==> flow/design.v <==
module PPU (
    input clk,
    input rst,
    input i_en,
    input [32-1:0] data_in,
    input [11:0] scaling_factor,
    output logic[6:0] data_out,
    output logic valid,
    output logic [31:0] data_in_out
);
logic [32 - 1:0] relu_out;
logic [32:0] data_shift;
logic [7:0] data_quant;
logic [8:0] data_temp;
always @(*) begin
    relu_out = (data_in[32 - 1])? 32'd0 : data_in;
    /*verilator lint_off WIDTHEXPAND*/
    /*verilator lint_off WIDTHTRUNC*/
    data_shift = ({relu_out, 1'b0} / scaling_factor);
    /*verilator lint_on WIDTHTRUNC*/
    /*verilator lint_on WIDTHEXPAND*/
    data_temp = (data_shift > 127)? 254 : data_shift[8:0] + {8'b0, data_shift[0]};
end
always @(posedge clk) begin
    if(rst) begin
        valid <= 1'd0;
        data_out <= 7'd0;
        data_in_out <= 32'd0;
    end
    else begin
        valid <= i_en;
        data_out <= (i_en)? data_temp[7:1] : 7'd0;
        data_in_out <= data_in;
    end
end
endmodule
# [Reports on PPU]
# What the tools print for PPU, step after step.
# Line numbers count from 1 in the design file above.
# Operators: Yosys type, input widths -> output width; for muxes data width and select width s.
# Cell names lack the library's common part.
# Not given: --
[design] top="PPU" clock_port="clk" cell_library="sky130hd" corner="tt_025C_1v80"

# [After elaboration]
# Source: Yosys, flattened and elaborated, memories not mapped. Widths are those after wreduce. Registers that Yosys merges into a memory's read port (data or address) are not register bits. Print and check cells do not count. Equal cells are merged and count once.
[word_totals] ff_bits=40 out_inout_bits=40 word_cells=10
[op_classes] n_addsub=1 bitwise=1 n_div=1 n_mux=2 reduce_logical=1 n_cmp=1
[ops] op="$div 33x12->33" n=1
[ops] op="$gt 33x7->1 const B" n=1
[ops] op="$mux 31" n=1
[ops] op="$add 8x1->8" n=1
[ops] op="$mux 8" n=1
[ops] op="$reduce_or 2->1" n=1
[ops] op="$not 1->1" n=1

# [Depth]
# Longest topological path by Yosys (ltp), each cell counted once; first at word level (registers and memories cut), then after technology mapping (sequential cells cut; the memories' decode and read muxes count).
[depth] depth_word=4 ABC_AREA=0 depth_mapped=495

# [Mapped cells and area]
# Source: synth_stat.txt of the flow (Yosys; design flattened, memories mapped). It holds for the ABC_AREA given above (unset counts as 0); a run with the other value may have another netlist.
# Totals and module areas in this step are rounded.
[mapped] flip_flops=40 sequential_area_um2=800.8 area_um2=23750 stdcells=3358
[by_type] type="ha_1" n=331 area_total_um2=4.14E+03
[by_type] type="o21a_1" n=206 area_total_um2=1.55E+03
[by_type] type="nor2_1" n=324 area_total_um2=1.22E+03
[by_type] type="nor3_1" n=238 area_total_um2=1.19E+03
[by_type] type="nand2_1" n=281 area_total_um2=1.05E+03
[by_type] type="a21oi_1" n=201 area_total_um2=1.01E+03
[by_type] type="xnor2_1" n=109 area_total_um2=954.666
[by_type] type="dfxtp_1" n=40 area_total_um2=800.768
[by_type] type="o21ai_0" n=157 area_total_um2=785.754
[by_type] type="o31ai_1" n=93 area_total_um2=698.17
[by_type] type="a21o_1" n=91 area_total_um2=683.155
[by_type] type="mux2_2" n=60 area_total_um2=675.648
[by_type] type="xor2_1" n=77 area_total_um2=674.397
[by_type] type="nor2b_1" n=94 area_total_um2=588.064
[by_type] type="nand3_1" n=69 area_total_um2=345.331
[by_type] type="or2_2" n=54 area_total_um2=337.824
[by_type] type="nand4_1" n=53 area_total_um2=331.568
[by_type] type="o211ai_1" n=43 area_total_um2=322.81
# Other cell types: 120; their cells: 837.

# [Worst setup path after synthesis]
# Source: OpenSTA report_checks on the synthesized netlist (no wires, ideal clock, input and output delay 20% of the period each), path of least setup slack; recovery checks are left aside. Register names are those of the netlist, which keeps one name where synthesis merged equal registers.
[synth_path] path_kind="input -> register" startpoint="input scaling_factor[0]" endpoint="register data_out[0]" driving_pins=474 required_time_ps=119930 delay_ps=94743 arrival_ps=118673 clock_period_ps=120000 setup_slack_ps=1257 path_buffers=48 input_delay_ps=24000 period_less_setup_slack_ps=118743
# "delay_ps" is the arrival time less input delay plus setup time.
# "driving_pins" counts driving pins, that of a launching flip-flop among them; a cell with two outputs on the path counts twice.
# "period_less_setup_slack_ps" = period - worst setup slack (recovery checks aside). The figure is calculated, with input and output delays left at 20% of the set period.
# The rows between start and end are the longest chain of elaborated cells between them; the timing report does not say that the signal goes this way. Where chains are equally long, one stands for them.
# Each line given opens the expression or statement behind the cell; cells for indexed reads and writes are added by Yosys, which also makes memories of some case tables.
[synth_between] path_cell_list="inv_1 -> ha_1 -> or4_1 -> nor4_1 -> a211oi_1 -> inv_1 -> ha_1 -> o211ai_1 -> a21oi_1 -> o21a_1 -> ha_1 -> o21a_1 -> nor4_1 -> or3_1 -> buf_2 -> nor2_1 -> or2_2 -> ha_1 -> [438 not listed] -> ha_1 -> nor2b_1 -> o21a_1 -> o21ai_0 -> nand2b_1 -> a21oi_1 -> o21ai_0 -> a21oi_1 -> nor2b_1 -> o21ai_0 -> o22ai_1 -> or4_1 -> o32ai_2 -> o2111ai_2 -> ha_1 -> or2_2 -> o21a_1 -> a21oi_1" elab_chain_len=3
[synth_rtl] element="from (decl)" line=6 rtl="input [11:0] scaling_factor,"
[synth_rtl] element="$div 33x12->33" line=19 rtl="data_shift = ({relu_out, 1'b0} / scaling_factor);"
[synth_rtl] element="$add 8x1->8" line=22 rtl="data_temp = (data_shift > 127)? 254 : data_shift[8:0] + {8'b0, data_shift[0]};"
[synth_rtl] element="$mux 8" line=22
[synth_rtl] element="to (assign)" line=27 rtl="data_out <= 7'd0;"
[synth_rtl] element="to (assign)" line=32 rtl="data_out <= (i_en)? data_temp[7:1] : 7'd0;"
[synth_rtl] element="to (decl)" line=7 rtl="output logic[6:0] data_out,"

# [Worst path after layout]
# From the final timing report of flow run 1: the path of least setup slack in the routed layout; clock arrival at registers is part of the times.
# The report prints the path's times to 10 ps; the period is as set.
[layout_path] path_kind="input -> register" startpoint="input scaling_factor[0]" endpoint="register data_out[4]" path_buffers=22 driving_pins=451 clock_period_ps=109000 input_delay_ps=21800 arrival_ps=105430 setup_slack_ps=3840 required_time_ps=109270
# The rows between start and end are the longest chain of elaborated cells between them; the timing report does not say that the signal goes this way. Where chains are equally long, one stands for them.
[layout_between] path_cell_list="clkbuf_4 -> clkinvlp_4 -> ha_4 -> or4_1 -> nor4_2 -> a211oi_2 -> inv_1 -> ha_4 -> o211ai_1 -> nand2_1 -> o211a_1 -> a21oi_2 -> ha_4 -> o21a_1 -> o21ai_4 -> or3_4 -> nor2_1 -> or2_2 -> [415 not listed] -> nor2b_1 -> o21a_1 -> o21ai_1 -> nand2b_1 -> a21oi_2 -> o21ai_1 -> a21oi_1 -> nor2b_1 -> o21ai_2 -> o22ai_2 -> or4_4 -> o32ai_4 -> o2111ai_4 -> ha_4 -> or2_4 -> nand2_1 -> mux2i_1 -> a21oi_2" elab_chain_len=3
[layout_rtl] element="from (decl)" line=6 rtl="input [11:0] scaling_factor,"
[layout_rtl] element="$div 33x12->33" line=19 rtl="data_shift = ({relu_out, 1'b0} / scaling_factor);"
[layout_rtl] element="$add 8x1->8" line=22 rtl="data_temp = (data_shift > 127)? 254 : data_shift[8:0] + {8'b0, data_shift[0]};"
[layout_rtl] element="$mux 8" line=22
[layout_rtl] element="to (assign)" line=27 rtl="data_out <= 7'd0;"
[layout_rtl] element="to (assign)" line=32 rtl="data_out <= (i_en)? data_temp[7:1] : 7'd0;"
[layout_rtl] element="to (decl)" line=7 rtl="output logic[6:0] data_out,"

Flow measurements of PPU on sky130hd: 3 stored runs with different settings, listed in no order. Input and output delays are each 20% of the period that was set; the output load is 0.01 pF.
"worst setup path time" is the time allowed to the run's worst setup path (the clock period less input and output delay, where it has them) less its slack. Clock arrival times count: a late capture clock shortens it, a late launch clock lengthens it.
"worst setup path time" is known to 10 ps.
Values from the reports are rounded here.
[flow run 1] settings: ABC_AREA=0, CAP_MARGIN=10, CELL_PAD_IN_SITES_DETAIL_PLACEMENT=1, CELL_PAD_IN_SITES_GLOBAL_PLACEMENT=3, CORE_MARGIN=7, CORE_UTILIZATION=27, CTS_CLUSTER_SIZE=50, MIN_ROUTING_LAYER=met1, TNS_END_PERCENT=75, period_ns=109.0, SLEW_MARGIN=20
[flow run 1] result: chip area after synthesis (Yosys) 23750 um2, die area 96460 um2, standard-cell area of the final layout 31650 um2, utilization 36.4 %, worst setup slack after layout 3840 ps, total negative slack 0 ps, worst setup path time 83360 ps, worst setup path kind input -> register
[flow run 2] settings: CORE_ASPECT_RATIO=1.15, CTS_CLUSTER_DIAMETER=279, CTS_CLUSTER_SIZE=10, HOLD_SLACK_MARGIN=0.14, MIN_ROUTING_LAYER=met1, PLACE_DENSITY=0.79, SLEW_MARGIN=25, period_ns=205.0, CAP_MARGIN=20, CORE_MARGIN=2, CORE_UTILIZATION=40
[flow run 2] result: chip area after synthesis (Yosys) 23750 um2, die area 61340 um2, standard-cell area of the final layout 25520 um2, utilization 43.5 %, worst setup slack after layout 59610 ps, total negative slack 0 ps, worst setup path time 104390 ps, worst setup path kind input -> register
[flow run 3] settings: CAP_MARGIN=25, CELL_PAD_IN_SITES_GLOBAL_PLACEMENT=0, CORE_UTILIZATION=27, CTS_CLUSTER_DIAMETER=39, GPL_TIMING_DRIVEN=0, MAX_ROUTING_LAYER=met4, PLACE_DENSITY=0.61, SETUP_SLACK_MARGIN=5.0, period_ns=127.0, CORE_MARGIN=2, SLEW_MARGIN=20
[flow run 3] result: chip area after synthesis (Yosys) 23750 um2, die area 90350 um2, standard-cell area of the final layout 29070 um2, utilization 33.4 %, worst setup slack after layout 9520 ps, total negative slack 0 ps, worst setup path time 92080 ps, worst setup path kind input -> register
